==> flow/design.v <==
module ALU(
	input logic [1:0] i_ALU_Op,
	input logic [15:0] i_ALU_1,
	input logic [15:0] i_ALU_2,
	output logic [15:0] o_ALU_out,
	output o_N,
	output o_Z
);
	logic [15:0] ALU_out_temp;
	assign o_ALU_out = ALU_out_temp;
	assign o_N = o_ALU_out[15];
	assign o_Z = (o_ALU_out == 16'b0);
	always_comb begin
		case(i_ALU_Op)
			2'b00: ALU_out_temp = i_ALU_1 + i_ALU_2;
			2'b01: ALU_out_temp = i_ALU_1 - i_ALU_2;
			2'b10: ALU_out_temp = 2*i_ALU_2;
			2'b11: ALU_out_temp = i_ALU_1;
		endcase
	end
endmodule
module RF(
	input i_RF_write,
	input clk,
	input rst,
	input logic [2:0] i_reg_y,
	input logic [2:0] i_reg_x,
	input logic [2:0] i_reg_w,
	input logic [15:0] i_data_w,
	output logic [15:0] o_data_1,
	output logic [15:0] o_data_2
);
	logic [15:0] r0;
	logic [15:0] r1;
	logic [15:0] r2;
	logic [15:0] r3;
	logic [15:0] r4;
	logic [15:0] r5;
	logic [15:0] r6;
	logic [15:0] r7;
	logic [15:0] data_temp_1;
	logic [15:0] data_temp_2;
	assign o_data_1 = data_temp_1;
	assign o_data_2 = data_temp_2;
	always_comb begin
		case(i_reg_x)
			3'b000: data_temp_1 = r0;
			3'b001: data_temp_1 = r1;
			3'b010: data_temp_1 = r2;
			3'b011: data_temp_1 = r3;
			3'b100: data_temp_1 = r4;
			3'b101: data_temp_1 = r5;
			3'b110: data_temp_1 = r6;
			3'b111: data_temp_1 = r7;
		endcase
		case(i_reg_y)
			3'b000: data_temp_2 = r0;
			3'b001: data_temp_2 = r1;
			3'b010: data_temp_2 = r2;
			3'b011: data_temp_2 = r3;
			3'b100: data_temp_2 = r4;
			3'b101: data_temp_2 = r5;
			3'b110: data_temp_2 = r6;
			3'b111: data_temp_2 = r7;
		endcase
	end
	always_ff @(posedge clk or posedge rst) begin
		if(rst) begin
			r0 = 16'b0;
			r1 = 16'b0;
			r2 = 16'b0;
			r3 = 16'b0;
			r4 = 16'b0;
			r5 = 16'b0;
			r6 = 16'b0;
			r7 = 16'b0;
		end else begin 
			if(i_RF_write) begin
				case(i_reg_w)
					3'b000: r0 = i_data_w;
					3'b001: r1 = i_data_w;
					3'b010: r2 = i_data_w;
					3'b011: r3 = i_data_w;
					3'b100: r4 = i_data_w;
					3'b101: r5 = i_data_w;
					3'b110: r6 = i_data_w;
					3'b111: r7 = i_data_w;
				endcase
			end
		end
	end
endmodule
module datapath(
	input rst,
	input clk, 
	input logic [15:0] i_mem_rddata,
	input logic i_PC_write,
	input logic i_Addr_sel,
	input logic i_mem_wr,
	input logic i_MDR_load,
	input logic i_IR_load,
	input logic i_OpA_sel,
	input logic i_OpAB_load,
	input logic [1:0] i_ALU_1_sel,
	input logic [1:0] i_ALU_2_sel,
	input logic [1:0] i_ALUop_sel,
	input logic i_ALU_out,
	input logic i_RF_write,
	input logic i_Reg_in,
	input logic i_Flag_write,
	input logic i_RF_write_call,
	input logic i_mov_hi,
	output logic o_N,
	output logic o_Z,
	output logic [3:0] o_instr,
	output logic [15:0] o_mem_wrdata,
	output logic [15:0] o_mem_addr,
	output logic o_mem_rd,
	output logic o_mem_wr,
	output logic o_imm
);
	logic [15:0] ALU_in1;
	logic [15:0] ALU_in2;
	logic [15:0] ALU_out; 
	logic N_temp; 
	logic Z_temp;
	ALU ALU_inst(
		.i_ALU_Op(i_ALUop_sel),
		.i_ALU_1(ALU_in1),
		.i_ALU_2(ALU_in2),
		.o_ALU_out(ALU_out), 
		.o_Z(Z_temp),
		.o_N(N_temp)
	);
	always @ (posedge clk or posedge rst) begin 
		if (rst) begin 
			o_N <= 0;
			o_Z <= 0;
		end 
		else begin 
			if (i_Flag_write) begin 
				o_N <= N_temp; 
				o_Z <= Z_temp; 
			end 
		end 
	end 
	logic [2:0] reg_y;
	logic [2:0] reg_x; 
	logic [2:0] reg_w;
	logic [15:0] data_w; 
	logic [15:0] data_1;
	logic [15:0] data_2; 
	RF RF_inst (
		.i_RF_write(i_RF_write),
		.clk(clk),
		.rst(rst),
		.i_reg_y(reg_y),
		.i_reg_x(reg_x),
		.i_reg_w(reg_w),
		.i_data_w(data_w),
		.o_data_1(data_1),
		.o_data_2(data_2)
	); 
	logic [15:0] PC;
	logic [15:0] IR;
	logic [15:0] MDR; 
	logic [7:0] imm8; 
	logic [10:0] imm11; 
	logic [15:0] opA;
	logic [15:0] opB;
	logic [15:0] ALU_out_reg;
	logic [15:0] imm8_reg, imm11_reg; 
	assign imm8 = IR[15:8];
	assign imm11 = IR[15:5];
	assign imm8_reg = $signed(imm8);
	assign imm11_reg = {imm11[10], imm11[10], imm11[10], imm11[10], imm11, 1'b0};
	assign o_mem_addr = i_Addr_sel ? PC : opB;
	assign reg_x = i_OpA_sel ? 3'd1 : IR[7:5];
	assign reg_y = IR[10:8];
	assign reg_w = i_RF_write_call ? 3'b111 : reg_x;
	assign data_w = i_Reg_in ? MDR : ALU_out_reg;
	assign o_instr = IR[3:0];
	assign o_imm = IR[4]; 
	assign o_mem_wrdata = opA;
	always_comb begin
		case(i_ALU_1_sel) 
			2'b00: ALU_in1 = PC;
			2'b01: ALU_in1 = opA;
			2'b11: ALU_in1 = 16'b0;
			default: ALU_in1 = 1'b0;
		endcase
		case(i_ALU_2_sel)
			2'b00: ALU_in2 = opB;
			2'b01: ALU_in2 = 16'd2;
			2'b10: ALU_in2 = imm8_reg;
			2'b11: ALU_in2 = imm11_reg;
		endcase
	end
	always_ff @ (posedge clk) begin 
		if (rst) begin
			PC <= 16'b0; 
			IR <= 16'b0; 
			MDR <= 16'b0;
			opA <= 16'b0;
			opB <= 16'b0;
			ALU_out_reg <= 16'b0;
		end
		if(i_PC_write) PC <= ALU_out;
		if(i_IR_load) IR <= i_mem_rddata;
		if(i_OpAB_load) begin
			opA <= data_1;
			opB <= data_2;
		end
		if(i_MDR_load) MDR <= i_mem_rddata;
		if(i_ALU_out) begin
			if(i_mov_hi) ALU_out_reg <= {imm8,opA[7:0]};
			else ALU_out_reg <= ALU_out;
		end
	end 
endmodule
module control(
	input rst,
	input clk, 
	input i_N,
	input i_Z,
	input [3:0] i_instr,
	input i_imm,
	input i_mem_wait,  
	input i_mem_rddatavalid,  
	output logic o_PC_write,
	output logic o_Addr_sel,
	output logic o_mem_rd,
	output logic o_mem_wr,
	output logic o_MDR_load,
	output logic o_IR_load,
	output logic o_OpA_sel,
	output logic o_OpAB_load,
	output logic [1:0] o_ALU_1_sel,
	output logic [1:0] o_ALU_2_sel,
	output logic [1:0] o_ALUop_sel,
	output logic o_ALU_out,
	output logic o_RF_write,
	output logic o_RF_write_call,
	output logic o_Reg_in,
	output logic o_Flag_write,
	output logic o_mov_hi
);
	enum int unsigned 
	{ 
		S_RESET,
		S_FETCH,
		S_DECODE,
		S_ADD_ADDI,
		S_SAVE_MULTIPLY,
		S_LOAD_OPB,
		S_SAVE_PC,
		S_SAVE_REG,
		S_SUB_SUBI_CMP_CMPI,
		S_LD,
		S_LD_SAVE,
		S_LD_SAVE2,		
		S_ST,
		S_MV_MVI_MVHI,
		S_JR_JZ_JN,
		S_JR_JZ_JN_IMM,
		S_CALL,
		S_SAVE_REG_PC,
		S_FETCH_JMP_CALL,
		S_RX_TO_PC,
		S_DATA,
		S_SAVE_REG_PC_2,
		S_JUMP_TO_PC
	} state, nextstate;
	always_ff @ (posedge clk or posedge rst) begin
		if(rst) state <= S_RESET;
		else state <= nextstate;
	end 
	always_comb begin
		nextstate = state;
		o_PC_write = 1'b0;
		o_Addr_sel = 1'b0;
		o_mem_rd = 1'b0;
		o_mem_wr = 1'b0;
		o_MDR_load = 1'b0;
		o_IR_load = 1'b0;
		o_OpA_sel = 1'b0;
		o_OpAB_load = 1'b0;
		o_ALU_1_sel = 2'b0;
		o_ALU_2_sel = 2'b0;
		o_ALUop_sel= 2'b0;
		o_ALU_out = 1'b0;
		o_RF_write = 1'b0;
		o_Reg_in = 1'b0;
		o_Flag_write = 1'b0;
		o_RF_write_call = 1'b0;
		o_mov_hi = 1'b0;
		case(state)
			S_RESET: begin
				nextstate = S_FETCH;
			end
			S_FETCH: begin
				o_PC_write = ~i_mem_wait;  
				o_Addr_sel = 1'b1;
				o_mem_rd = 1'b1;    
				o_ALU_2_sel = 2'b01;
				nextstate = i_mem_wait ? state : S_DATA;
			end
			S_DATA: begin 
				o_IR_load = 1'b1;
				nextstate = i_mem_rddatavalid ? S_DECODE : state;
			end 
			S_DECODE: begin
				o_OpAB_load = 1'b1;
				if(i_instr == 4'b0001) 
					nextstate = S_ADD_ADDI;
				else if(i_instr == 4'b0010 | i_instr == 4'b0011)
					nextstate = S_SUB_SUBI_CMP_CMPI;
				else if(i_instr == 4'b0100)
					nextstate = S_LD;
				else if(i_instr == 4'b0101)
					nextstate = S_ST;
				else if(i_instr == 4'b0000 | i_instr == 4'b0110)
					nextstate = S_MV_MVI_MVHI;
				else if(i_instr == 4'b1000 | i_instr == 4'b1001 | i_instr == 4'b1010)
					nextstate = S_JR_JZ_JN;
				else if(i_instr == 4'b1100)
					nextstate = S_CALL;
			end
			S_ADD_ADDI: begin 
				if (i_imm) o_ALU_2_sel = 2'b10; 
				o_ALU_1_sel = 2'b01;
				o_ALU_out = 1'b1;
				o_Flag_write = 1'b1;
				nextstate = S_SAVE_REG;
			end 
			S_SAVE_REG: begin 
				o_RF_write = 1'b1;
				nextstate = S_FETCH;
			end 
			S_SAVE_MULTIPLY: begin 
				o_ALU_2_sel = 2'b11;
				o_ALU_out = 1'b1;
				o_ALUop_sel = 2'b10;
				nextstate = S_SAVE_REG_PC; 
			end 
			S_SAVE_REG_PC: begin
				o_RF_write = 1'b1;
				nextstate = S_LOAD_OPB;
			end
			S_LOAD_OPB: begin
				o_OpAB_load = 1'b1;
				nextstate = S_SAVE_PC;
			end
			S_SAVE_PC: begin
				o_PC_write = 1'b1;
				nextstate = S_FETCH;
			end
			S_SUB_SUBI_CMP_CMPI: begin 
				if (i_imm) begin 
					o_ALU_1_sel = 2'b01; 
					o_ALU_2_sel = 2'b10; 
					o_ALUop_sel = 2'b01; 
					o_ALU_out = 1'b1; 
					o_Flag_write = 1'b1; 
					if (i_instr == 4'b0010)
						nextstate = S_SAVE_REG; 
					else if (i_instr == 4'b0011)
						nextstate = S_FETCH; 
				end else begin 
					o_ALU_1_sel = 2'b01; 
					o_ALUop_sel = 2'b01; 
					o_ALU_out = 1'b1; 
					o_Flag_write = 1'b1; 
					if (i_instr == 4'b0010)
						nextstate = S_SAVE_REG; 
					else if (i_instr == 4'b0011)
						nextstate = S_FETCH; 
				end
			end 
			S_LD: begin 
				o_mem_rd = 1'b1;  
				nextstate = i_mem_wait ? state : S_LD_SAVE; 
			end
			S_LD_SAVE: begin
				o_MDR_load = 1'b1;
				nextstate = i_mem_rddatavalid ? S_LD_SAVE2 : state;
			end
			S_LD_SAVE2: begin 
				o_ALU_out = 1'b1;
				o_RF_write = 1'b1;
				o_Reg_in = 1'b1;
				nextstate = S_FETCH; 
			end 
			S_ST: begin
				o_mem_wr = 1'b1;  
				nextstate = i_mem_wait ? state : S_FETCH; 
			end
			S_MV_MVI_MVHI: begin
				if(i_instr == 4'b0000) begin
					if(i_imm) o_ALU_2_sel = 2'b10;
					else o_ALU_2_sel = 2'b00;
					o_ALU_1_sel = 2'b11;  
					o_ALUop_sel = 2'b00;
					o_ALU_out = 1'b1;
					nextstate = S_SAVE_REG;
				end 
				else if(i_instr == 4'b0110 && i_imm) begin
					o_mov_hi = 1'b1;
					o_ALUop_sel = 2'b00;
					o_ALU_out = 1'b1;
					nextstate = S_SAVE_REG;	
				end 
			end
			S_FETCH_JMP_CALL: begin
				o_PC_write = 1'b1;
				o_ALU_1_sel = 2'b00;
				o_ALU_2_sel = 2'b11;
				o_ALU_out = 1'b1;
				nextstate = S_FETCH; 
			end
			S_JR_JZ_JN: begin
				if(i_instr == 4'b1000) begin
					if(i_imm) nextstate = S_FETCH_JMP_CALL;
					else begin
						o_PC_write = 1'b1;
						o_ALU_1_sel = 2'b01;
						o_ALUop_sel = 2'b11;
						nextstate = S_FETCH;
					end
				end
				if(i_instr == 4'b1001) begin
					if(i_Z) begin
						if(i_imm) nextstate = S_FETCH_JMP_CALL;
						else begin
							o_PC_write = 1'b1;
							o_ALU_1_sel = 2'b01;
							o_ALUop_sel = 2'b11;
							nextstate =  S_FETCH;
						end
					end
					else nextstate = S_FETCH;
				end
				if(i_instr == 4'b1010) begin
					if(i_N) begin
						if(i_imm) nextstate = S_FETCH_JMP_CALL;
						else begin
							o_PC_write = 1'b1;
							o_ALU_1_sel = 2'b01;
							o_ALUop_sel = 2'b11;
							nextstate =  S_FETCH;
						end
					end
					else nextstate = S_FETCH;
				end
			end
			S_CALL: begin
				o_ALU_1_sel = 1'b0;
				o_ALUop_sel = 2'b11;
				o_ALU_out = 1'b1;
				nextstate = S_SAVE_REG_PC_2;
			end
			S_SAVE_REG_PC_2: begin
				o_RF_write = 1'b1;
				o_RF_write_call = 1'b1;
				if(i_imm) nextstate = S_FETCH_JMP_CALL;
				else nextstate = S_RX_TO_PC;
			end
			S_RX_TO_PC: begin
				o_PC_write = 1'b1;
				o_ALU_1_sel = 2'b01;
				nextstate = S_FETCH;
			end
		endcase
	end
endmodule
module cpu(
	input clk,
	input reset,
	input logic [15:0] i_mem_rddata,
	input logic i_mem_wait,  
	input logic i_mem_rddatavalid,  
	output logic [15:0] o_mem_wrdata,
	output logic [15:0] o_mem_addr,
	output logic o_mem_rd,
	output logic o_mem_wr
);
	logic PC_write;
	logic Addr_sel;
	logic mem_rd;
	logic mem_wr;
	logic MDR_load;
	logic IR_load;
	logic OpA_sel;
	logic OpAB_load;
	logic [1:0] ALU_1_sel;
	logic [1:0] ALU_2_sel;
	logic [1:0] ALUop_sel;
	logic ALU_out;
	logic RF_write;
	logic Reg_in;
	logic Flag_write;
	logic RF_write_call;
	logic mov_hi;
	logic N, Z, imm;
	logic [3:0] instr;
	datapath data(
		.rst(reset),
		.clk(clk), 
		.i_mem_rddata(i_mem_rddata),
		.i_PC_write(PC_write),
		.i_Addr_sel(Addr_sel),
		.i_mem_wr(mem_wr),
		.i_MDR_load(MDR_load),
		.i_IR_load(IR_load),
		.i_OpA_sel(OpA_sel),
		.i_OpAB_load(OpAB_load),
		.i_ALU_1_sel(ALU_1_sel),
		.i_ALU_2_sel(ALU_2_sel),
		.i_ALUop_sel(ALUop_sel),
		.i_ALU_out(ALU_out),
		.i_RF_write(RF_write),
		.i_Reg_in(Reg_in),
		.i_Flag_write(Flag_write),
		.i_RF_write_call(RF_write_call),
		.i_mov_hi(mov_hi),
		.o_N(N),
		.o_Z(Z),
		.o_instr(instr),
		.o_mem_wrdata(o_mem_wrdata),
		.o_mem_addr(o_mem_addr),
		.o_mem_rd(mem_rd),
		.o_mem_wr(mem_wr),
		.o_imm(imm)
	);
	control control(
		.rst(reset),
		.clk(clk),
		.i_N(N),
		.i_Z(Z),
		.i_instr(instr),
		.i_imm(imm),
		.i_mem_wait(i_mem_wait),
		.i_mem_rddatavalid(i_mem_rddatavalid),  
		.o_PC_write(PC_write),
		.o_Addr_sel(Addr_sel),
		.o_mem_rd(o_mem_rd),
		.o_mem_wr(o_mem_wr),
		.o_MDR_load(MDR_load),
		.o_IR_load(IR_load),
		.o_OpA_sel(OpA_sel),
		.o_OpAB_load(OpAB_load),
		.o_ALU_1_sel(ALU_1_sel),
		.o_ALU_2_sel(ALU_2_sel),
		.o_ALUop_sel(ALUop_sel),
		.o_ALU_out(ALU_out),
		.o_RF_write(RF_write),
		.o_Reg_in(Reg_in),
		.o_Flag_write(Flag_write),
		.o_RF_write_call(RF_write_call),
		.o_mov_hi(mov_hi)
	);
endmodule
--- tool output ---
Reports on cpu
Each step is given for the RTL above and for the edited RTL.
Lines under "before" count in the file above, lines under "after" in the edited file.
"change" is "after" less "before", of the values as shown; "rel_change_pct" is that difference over "before", in percent.
{ "setup": {"top": "cpu", "clock": "clk", "lib": "sky130hd", "corner": "tt_025C_1v80"} }

The edit
The edit as a unified diff against the file above.
The edit is scripted: it alters the design's behaviour and was not made to optimise anything.
begin of diff
@@ -304,5 +304,5 @@
 				o_mem_rd = 1'b1;    
 				o_ALU_2_sel = 2'b01;
-				nextstate = i_mem_wait ? state : S_DATA;
+				nextstate = S_DATA;
 			end
 			S_DATA: begin 
end of diff

Elaborated design
Source: Yosys, flattened and elaborated, memories not mapped. Widths are those after wreduce. Registers that Yosys merges into a memory's read port (data or address) are not register bits. Print and check cells do not count.
{ "bits": {"columns": ["element", "before", "after", "change", "rel_change_pct"], "rows": [
  ["inputBits", 20, 20, 0, 0.00],
  ["word_cells", 235, 233, -2, -0.85],
  ["out_inout_bits", 34, 34, 0, 0.00],
  ["ff_bits", 258, 258, 0, 0.00]
]} }
{ "classes": {"columns": ["element", "before", "after", "change", "rel_change_pct"], "rows": [
  ["reduce_and_logical", 42, 42, 0, 0.00],
  ["addsub", 2, 2, 0, 0.00],
  ["n_logic", 13, 13, 0, 0.00],
  ["equal", 67, 66, -1, -1.49],
  ["mux", 94, 93, -1, -1.06]
]} }
{ "ops": {"columns": ["cell", "before", "after", "change", "rel_change_pct"], "rows": [
  ["two-way mux 32 bit", 20, 19, -1, -5.00],
  ["!= test 2 bit with constant B", 5, 4, -1, -20.00],
  ["AND reduction 10 bit", 1, 0, -1, -100.00],
  ["AND reduction 9 bit", 0, 1, 1, null],
  ["two-way mux 1 bit", 24, 24, 0, 0.00],
  ["two-way mux 16 bit", 18, 18, 0, 0.00],
  ["two-way mux 2 bit", 18, 18, 0, 0.00],
  ["equality test 3 bit with constant B", 12, 12, 0, 0.00],
  ["inverter 1 bit", 9, 9, 0, 0.00],
  ["AND reduction 2 bit", 8, 8, 0, 0.00],
  ["OR reduction 7 bit", 8, 8, 0, 0.00],
  ["equality test 32 x 4 -> 1 bit with constant B", 7, 7, 0, 0.00],
  ["equality test 3 x 2 -> 1 bit with constant B", 6, 6, 0, 0.00],
  ["equality test 32 x 5 -> 1 bit with constant B", 6, 6, 0, 0.00],
  ["nonzero test 2 bit", 5, 5, 0, 0.00],
  ["equality test 2 bit with constant B", 4, 4, 0, 0.00],
  ["equality test 32 x 3 -> 1 bit with constant B", 4, 4, 0, 0.00],
  ["equality test 4 bit with constant B", 4, 4, 0, 0.00],
  ["OR 1 bit", 4, 4, 0, 0.00],
  ["OR reduction 2 bit", 4, 4, 0, 0.00],
  ["equality test 2 x 1 -> 1 bit with constant B", 3, 3, 0, 0.00],
  ["equality test 3 x 1 -> 1 bit with constant B", 3, 3, 0, 0.00],
  ["equality test 4 x 3 -> 1 bit with constant B", 3, 3, 0, 0.00],
  ["logical NOT 2 bit", 3, 3, 0, 0.00],
  ["logical NOT 3 bit", 3, 3, 0, 0.00],
  ["equality test 32 x 2 -> 1 bit with constant B", 2, 2, 0, 0.00],
  ["equality test 4 x 2 -> 1 bit with constant B", 2, 2, 0, 0.00],
  ["two-way mux 5 bit", 2, 2, 0, 0.00]
]} }
The list need not be complete.

Longest topological paths
Depth = most cells in a row (Yosys ltp): at word level without a register or memory, in the mapped netlist without a sequential cell, where the memories' decode and read muxes count.
{ "logic_depth": {"columns": ["element", "before", "after", "change", "rel_change_pct"], "rows": [
  ["ltp_word", 15, 15, 0, 0.00],
  ["ABC_AREA", "0", "0", null, null],
  ["ltp_mapped", 22, 22, 0, 0.00],
  ["mapped_depth_nobuf", 20, 20, 0, 0.00]
]} }

Mapped cells and area
Yosys stat after the flow's synthesis: flattened, memories mapped to cells. It holds for the ABC_AREA given above (unset counts as 0); a run with the other value may have another netlist.
{ "by_type": {"columns": ["cell", "before", "after", "change", "rel_change_pct"], "rows": [
  ["sky130_fd_sc_hd__a221oi_1", 26, 4, -22, -84.62],
  ["sky130_fd_sc_hd__a21oi_1", 152, 172, 20, 13.16],
  ["sky130_fd_sc_hd__nand3_1", 31, 14, -17, -54.84],
  ["sky130_fd_sc_hd__mux2i_1", 49, 62, 13, 26.53],
  ["sky130_fd_sc_hd__o21ai_0", 119, 107, -12, -10.08],
  ["sky130_fd_sc_hd__nor2_1", 195, 205, 10, 5.13],
  ["sky130_fd_sc_hd__mux2_2", 38, 28, -10, -26.32],
  ["sky130_fd_sc_hd__inv_1", 31, 22, -9, -29.03],
  ["sky130_fd_sc_hd__o21ai_1", 4, 13, 9, 225.00],
  ["sky130_fd_sc_hd__a211oi_1", 20, 28, 8, 40.00],
  ["sky130_fd_sc_hd__xor2_1", 12, 5, -7, -58.33],
  ["sky130_fd_sc_hd__xnor2_1", 10, 17, 7, 70.00],
  ["sky130_fd_sc_hd__mux4_2", 9, 16, 7, 77.78],
  ["sky130_fd_sc_hd__nand2_1", 150, 144, -6, -4.00],
  ["sky130_fd_sc_hd__buf_1", 13, 8, -5, -38.46],
  ["sky130_fd_sc_hd__nor3_1", 12, 7, -5, -41.67],
  ["sky130_fd_sc_hd__and3_1", 6, 11, 5, 83.33],
  ["sky130_fd_sc_hd__nand2b_1", 6, 11, 5, 83.33]
]} }
The list need not be complete.
{ "synth_totals": {"columns": ["element", "before", "after", "change", "rel_change_pct"], "rows": [
  ["mapped_cells", 1398, 1406, 8, 0.57],
  ["ff_cells", 243, 243, 0, 0.00],
  ["buffers", 92, 96, 4, 4.35],
  ["seq_area_um2", 6562.5, 6562.5, 0.0, 0.00],
  ["synth_area_um2", 13244.0, 13429.1, 185.1, 1.40]
]} }
By module: a second synthesis without flattening, with its own total; a netlist apart from the flattened one above.
{ "unflattened": {"columns": ["element", "before", "after", "change", "rel_change_pct"], "rows": [
  ["hier_cells", 1259, 1254, -5, -0.40],
  ["hier_area_um2", 14382.5, 14403.8, 21.3, 0.15]
]} }
Each row is one instance without its submodules.
{ "modules_before": {"columns": ["module", "area_um2", "n_inst", "n_cells", "seq_area_um2"], "rows": [
  ["RF", 7135.6, 1, 603, 3203.1],
  ["datapath", 4853.4, 1, 356, 2932.8],
  ["ALU", 1493.9, 1, 207, 0.0],
  ["control", 899.6, 1, 93, 426.7],
  ["cpu", 0.0, 1, 0, 0.0]
]} }
{ "modules_after": {"columns": ["module", "area_um2", "n_inst", "n_cells", "seq_area_um2"], "rows": [
  ["RF", 7135.6, 1, 603, 3203.1],
  ["datapath", 4853.4, 1, 356, 2932.8],
  ["ALU", 1493.9, 1, 207, 0.0],
  ["control", 920.9, 1, 88, 426.7],
  ["cpu", 0.0, 1, 0, 0.0]
]} }

Timing after synthesis
OpenSTA on the mapped netlist: ideal clock, no wires. The path of least setup slack (recovery checks aside). Input and output delay are each 20% of the period. Register names are those of the netlist, which keeps one name where synthesis merged equal registers.
{ "synth_path": {"columns": ["element", "before", "after", "change", "rel_change_pct"], "rows": [
  ["kind", "input to register", "input to register", null, null],
  ["from", "in reset", "in reset", null, null],
  ["to", "reg data.ALU_out_reg[0]", "reg data.ALU_out_reg[0]", null, null],
  ["arrival_ps", 5427, 5409, -18, -0.33],
  ["path_stages", 2, 2, 0, 0.00],
  ["tclk_ps", 4800, 4800, 0, 0.00],
  ["delay_ps", 5100, 5080, -20, -0.39],
  ["t_first_pin_ps", 960, 960, 0, 0.00],
  ["input_delay_ps", 960, 960, 0, 0.00],
  ["required_time_ps", 4167, 4169, 2, 0.05],
  ["slack_ps", -1260, -1241, 19, null],
  ["period_less_setup_slack_ps", 6060, 6041, -19, -0.31]
]} }
"delay_ps" = arrival - input delay + setup time.
"path_stages" counts driving pins, that of a launching flip-flop among them; a cell with two outputs on the path counts twice.
"period_less_setup_slack_ps" is the clock period less the worst setup slack; recovery checks do not enter. This is arithmetic on one report: input and output delays are still those of the set period (20% each).
Between the ends stands the longest chain of elaborated cells between them, by number of cells; it is not shown to be the way that was timed. Of several equally long chains one is given.
Each line given opens the expression or statement behind the cell; cells for indexed reads and writes are added by Yosys, which also makes memories of some case tables.
A register here has more assigning lines than the two given.
before: Only ways into the end's enable, where the timed path ends, are counted here.
{ "synth_via_before": {"path_cell_list": "sky130_fd_sc_hd__inv_1 sky130_fd_sc_hd__nand2_1", "elab_chain_cells": 1} }
{ "synth_rtl_before": {"columns": ["element", "line", "rtl"], "rows": [
  ["start: declaration", 478, "input reset,"],
  ["nonzero test 2 bit", null, null],
  ["end: assignment", 216, "if(i_mov_hi) ALU_out_reg <= {imm8,opA[7:0]};"],
  ["end: assignment", 217, "else ALU_out_reg <= ALU_out;"],
  ["end: declaration", 171, "logic [15:0] ALU_out_reg;"]
]} }
after: Only ways into the end's enable, where the timed path ends, are counted here.
{ "synth_via_after": {"path_cell_list": "sky130_fd_sc_hd__inv_1 sky130_fd_sc_hd__nand2_1", "elab_chain_cells": 1} }
{ "synth_rtl_after": {"columns": ["element", "line", "rtl"], "rows": [
  ["start: declaration", 478, "input reset,"],
  ["nonzero test 2 bit", null, null],
  ["end: assignment", 216, "if(i_mov_hi) ALU_out_reg <= {imm8,opA[7:0]};"],
  ["end: assignment", 217, "else ALU_out_reg <= ALU_out;"],
  ["end: declaration", 171, "logic [15:0] ALU_out_reg;"]
]} }

Timing after layout
From the final timing report of the runs of pair A: the path of least setup slack in the routed layout; clock arrival at registers is part of the times.
The path's times are printed in steps of 10 ps; the period is the one set.
{ "layout_path": {"columns": ["element", "before", "after", "change", "rel_change_pct"], "rows": [
  ["kind", "register to register", "register to register", null, null],
  ["from", "reg data.IR[1]", "reg data.IR[3]", null, null],
  ["to", "reg data.ALU_out_reg[15]", "reg data.ALU_out_reg[15]", null, null],
  ["slack_ps", 160, 190, 30, null],
  ["path_stages", 20, 19, -1, -5.00],
  ["tclk_ps", 4730, 4730, 0, 0.00],
  ["t_first_pin_ps", 530, 540, 10, 1.89],
  ["arrival_ps", 4830, 4910, 80, 1.66],
  ["required_time_ps", 4990, 5100, 110, 2.20]
]} }
Between the ends stands the longest chain of elaborated cells between them, by number of cells; it is not shown to be the way that was timed. Of several equally long chains one is given.
A register here has more assigning lines than the two given.
before: Ways into the end's enable are left out, as the timed path ends at the data pin.
{ "layout_via_before": {"path_cell_list": "sky130_fd_sc_hd__edfxtp_1 sky130_fd_sc_hd__or3b_4 sky130_fd_sc_hd__o21a_4 sky130_fd_sc_hd__a32oi_2 sky130_fd_sc_hd__nand2_2 sky130_fd_sc_hd__nor4_4 sky130_fd_sc_hd__nand3_2 sky130_fd_sc_hd__o21ai_2 sky130_fd_sc_hd__xor2_1 sky130_fd_sc_hd__ha_1 sky130_fd_sc_hd__a21o_1 sky130_fd_sc_hd__a21oi_2 sky130_fd_sc_hd__o22ai_1 sky130_fd_sc_hd__nor2_1 sky130_fd_sc_hd__a21oi_1 sky130_fd_sc_hd__a31o_2 sky130_fd_sc_hd__or2_2 sky130_fd_sc_hd__mux2i_2 sky130_fd_sc_hd__xnor2_2 sky130_fd_sc_hd__a211oi_1", "elab_chain_cells": 15} }
{ "layout_rtl_before": {"columns": ["element", "line", "rtl"], "rows": [
  ["start: declaration", 165, "logic [15:0] IR;"],
  ["start: assignment", 202, "IR <= 16'b0;"],
  ["start: assignment", 209, "if(i_IR_load) IR <= i_mem_rddata;"],
  ["equality test 4 bit", 422, "if(i_instr == 4'b1000) begin"],
  ["two-way mux 2 bit", 422, null],
  ["two-way mux 2 bit", 433, "if(i_imm) nextstate = S_FETCH_JMP_CALL;"],
  ["two-way mux 2 bit", 432, "if(i_Z) begin"],
  ["two-way mux 2 bit", 431, "if(i_instr == 4'b1001) begin"],
  ["two-way mux 2 bit", 445, "if(i_imm) nextstate = S_FETCH_JMP_CALL;"],
  ["two-way mux 2 bit", 444, "if(i_N) begin"],
  ["two-way mux 2 bit", 443, "if(i_instr == 4'b1010) begin"],
  ["case mux 2 bit (select 3 bit)", 297, "case(state)"],
  ["equality test 2 x 1 -> 1 bit", 186, "case(i_ALU_1_sel)"],
  ["case mux 16 bit (select 2 bit)", 186, null],
  ["subtractor 16 bit", 16, "2'b01: ALU_out_temp = i_ALU_1 - i_ALU_2;"],
  ["case mux 16 bit (select 4 bit)", 14, "case(i_ALU_Op)"],
  ["two-way mux 16 bit", 216, "if(i_mov_hi) ALU_out_reg <= {imm8,opA[7:0]};"],
  ["two-way mux 16 bit", 215, "if(i_ALU_out) begin"],
  ["end: assignment", 216, null],
  ["end: assignment", 217, "else ALU_out_reg <= ALU_out;"],
  ["end: declaration", 171, "logic [15:0] ALU_out_reg;"]
]} }
after: Ways into the end's enable are left out, as the timed path ends at the data pin.
{ "layout_via_after": {"path_cell_list": "sky130_fd_sc_hd__edfxtp_1 sky130_fd_sc_hd__buf_4 sky130_fd_sc_hd__nand3b_1 sky130_fd_sc_hd__a2111oi_4 sky130_fd_sc_hd__buf_4 sky130_fd_sc_hd__nor4b_2 sky130_fd_sc_hd__buf_4 sky130_fd_sc_hd__buf_6 sky130_fd_sc_hd__mux2i_2 sky130_fd_sc_hd__ha_1 sky130_fd_sc_hd__o21a_1 sky130_fd_sc_hd__o21ai_1 sky130_fd_sc_hd__a31o_2 sky130_fd_sc_hd__o2111ai_4 sky130_fd_sc_hd__and4_1 sky130_fd_sc_hd__o21a_1 sky130_fd_sc_hd__a2111o_1 sky130_fd_sc_hd__or2_4 sky130_fd_sc_hd__o31ai_2", "elab_chain_cells": 15} }
{ "layout_rtl_after": {"columns": ["element", "line", "rtl"], "rows": [
  ["start: declaration", 165, "logic [15:0] IR;"],
  ["start: assignment", 202, "IR <= 16'b0;"],
  ["start: assignment", 209, "if(i_IR_load) IR <= i_mem_rddata;"],
  ["equality test 4 bit", 422, "if(i_instr == 4'b1000) begin"],
  ["two-way mux 2 bit", 422, null],
  ["two-way mux 2 bit", 433, "if(i_imm) nextstate = S_FETCH_JMP_CALL;"],
  ["two-way mux 2 bit", 432, "if(i_Z) begin"],
  ["two-way mux 2 bit", 431, "if(i_instr == 4'b1001) begin"],
  ["two-way mux 2 bit", 445, "if(i_imm) nextstate = S_FETCH_JMP_CALL;"],
  ["two-way mux 2 bit", 444, "if(i_N) begin"],
  ["two-way mux 2 bit", 443, "if(i_instr == 4'b1010) begin"],
  ["case mux 2 bit (select 3 bit)", 297, "case(state)"],
  ["equality test 2 x 1 -> 1 bit", 186, "case(i_ALU_1_sel)"],
  ["case mux 16 bit (select 2 bit)", 186, null],
  ["subtractor 16 bit", 16, "2'b01: ALU_out_temp = i_ALU_1 - i_ALU_2;"],
  ["case mux 16 bit (select 4 bit)", 14, "case(i_ALU_Op)"],
  ["two-way mux 16 bit", 216, "if(i_mov_hi) ALU_out_reg <= {imm8,opA[7:0]};"],
  ["two-way mux 16 bit", 215, "if(i_ALU_out) begin"],
  ["end: assignment", 216, null],
  ["end: assignment", 217, "else ALU_out_reg <= ALU_out;"],
  ["end: declaration", 171, "logic [15:0] ALU_out_reg;"]
]} }

Layout results
Runs of the flow (Yosys, OpenROAD) on both versions; the two runs of a pair have the same settings. The constraints put input and output delay at 20% of the set period each and load the outputs with 0.01 pF.
{ "flow_settings_pair_A": {"period_ns": 4.73, "CAP_MARGIN": 20, "CORE_MARGIN": 2, "CORE_UTILIZATION": 40, "SLEW_MARGIN": 20} }
{ "measured_pair_A": {"columns": ["element", "before", "after", "change", "rel_change_pct"], "rows": [
  ["period_less_ws_ps", 4574, 4543, -31, -0.68],
  ["setup_ws_ps", 156, 187, 31, null],
  ["tns_setup_ps", 0, 0, 0, null],
  ["finish.stdcell_area_um2", 15751.4, 15736.3, -15.1, -0.10],
  ["fin_power_mw", 11.762, 14.444, 2.682, 22.80],
  ["utilization_frac", 0.484, 0.473, -0.011, null],
  ["yosys_chip_area_um2", 13244.0, 13429.1, 185.1, 1.40],
  ["design.die.area_um2", 34581.1, 35055.1, 474.0, 1.37]
]} }
{ "flow_settings_pair_B": {"CAP_MARGIN": 5, "CELL_PAD_IN_SITES_DETAIL_PLACEMENT": 2, "CORE_UTILIZATION": 37, "CTS_CLUSTER_SIZE": 89, "GPL_ROUTABILITY_DRIVEN": 0, "MIN_ROUTING_LAYER": "met2", "PLACE_DENSITY_LB_ADDON": 0.01, "SLEW_MARGIN": 0, "TNS_END_PERCENT": 75, "period_ns": 3.65, "CORE_MARGIN": 2} }
{ "measured_pair_B": {"columns": ["element", "before", "after", "change", "rel_change_pct"], "rows": [
  ["period_less_ws_ps", 5066, 4975, -91, -1.80],
  ["setup_ws_ps", -1416, -1325, 91, null],
  ["tns_setup_ps", -28194, -22319, 5875, null],
  ["finish.stdcell_area_um2", 17309.1, 17773.3, 464.2, 2.68],
  ["utilization_frac", 0.489, 0.498, 0.009, null],
  ["yosys_chip_area_um2", 13244.0, 13429.1, 185.1, 1.40],
  ["design.die.area_um2", 37324.3, 37834.1, 509.8, 1.37]
]} }
"period_less_ws_ps": clock period set for the run, less the worst setup slack. It is reckoned from that one timing run; input and output delays stay at 20% of the period that was set.
"fin_power_mw" rests on the timing tool's default activity at the inputs, not on a simulated workload.
--- end ---
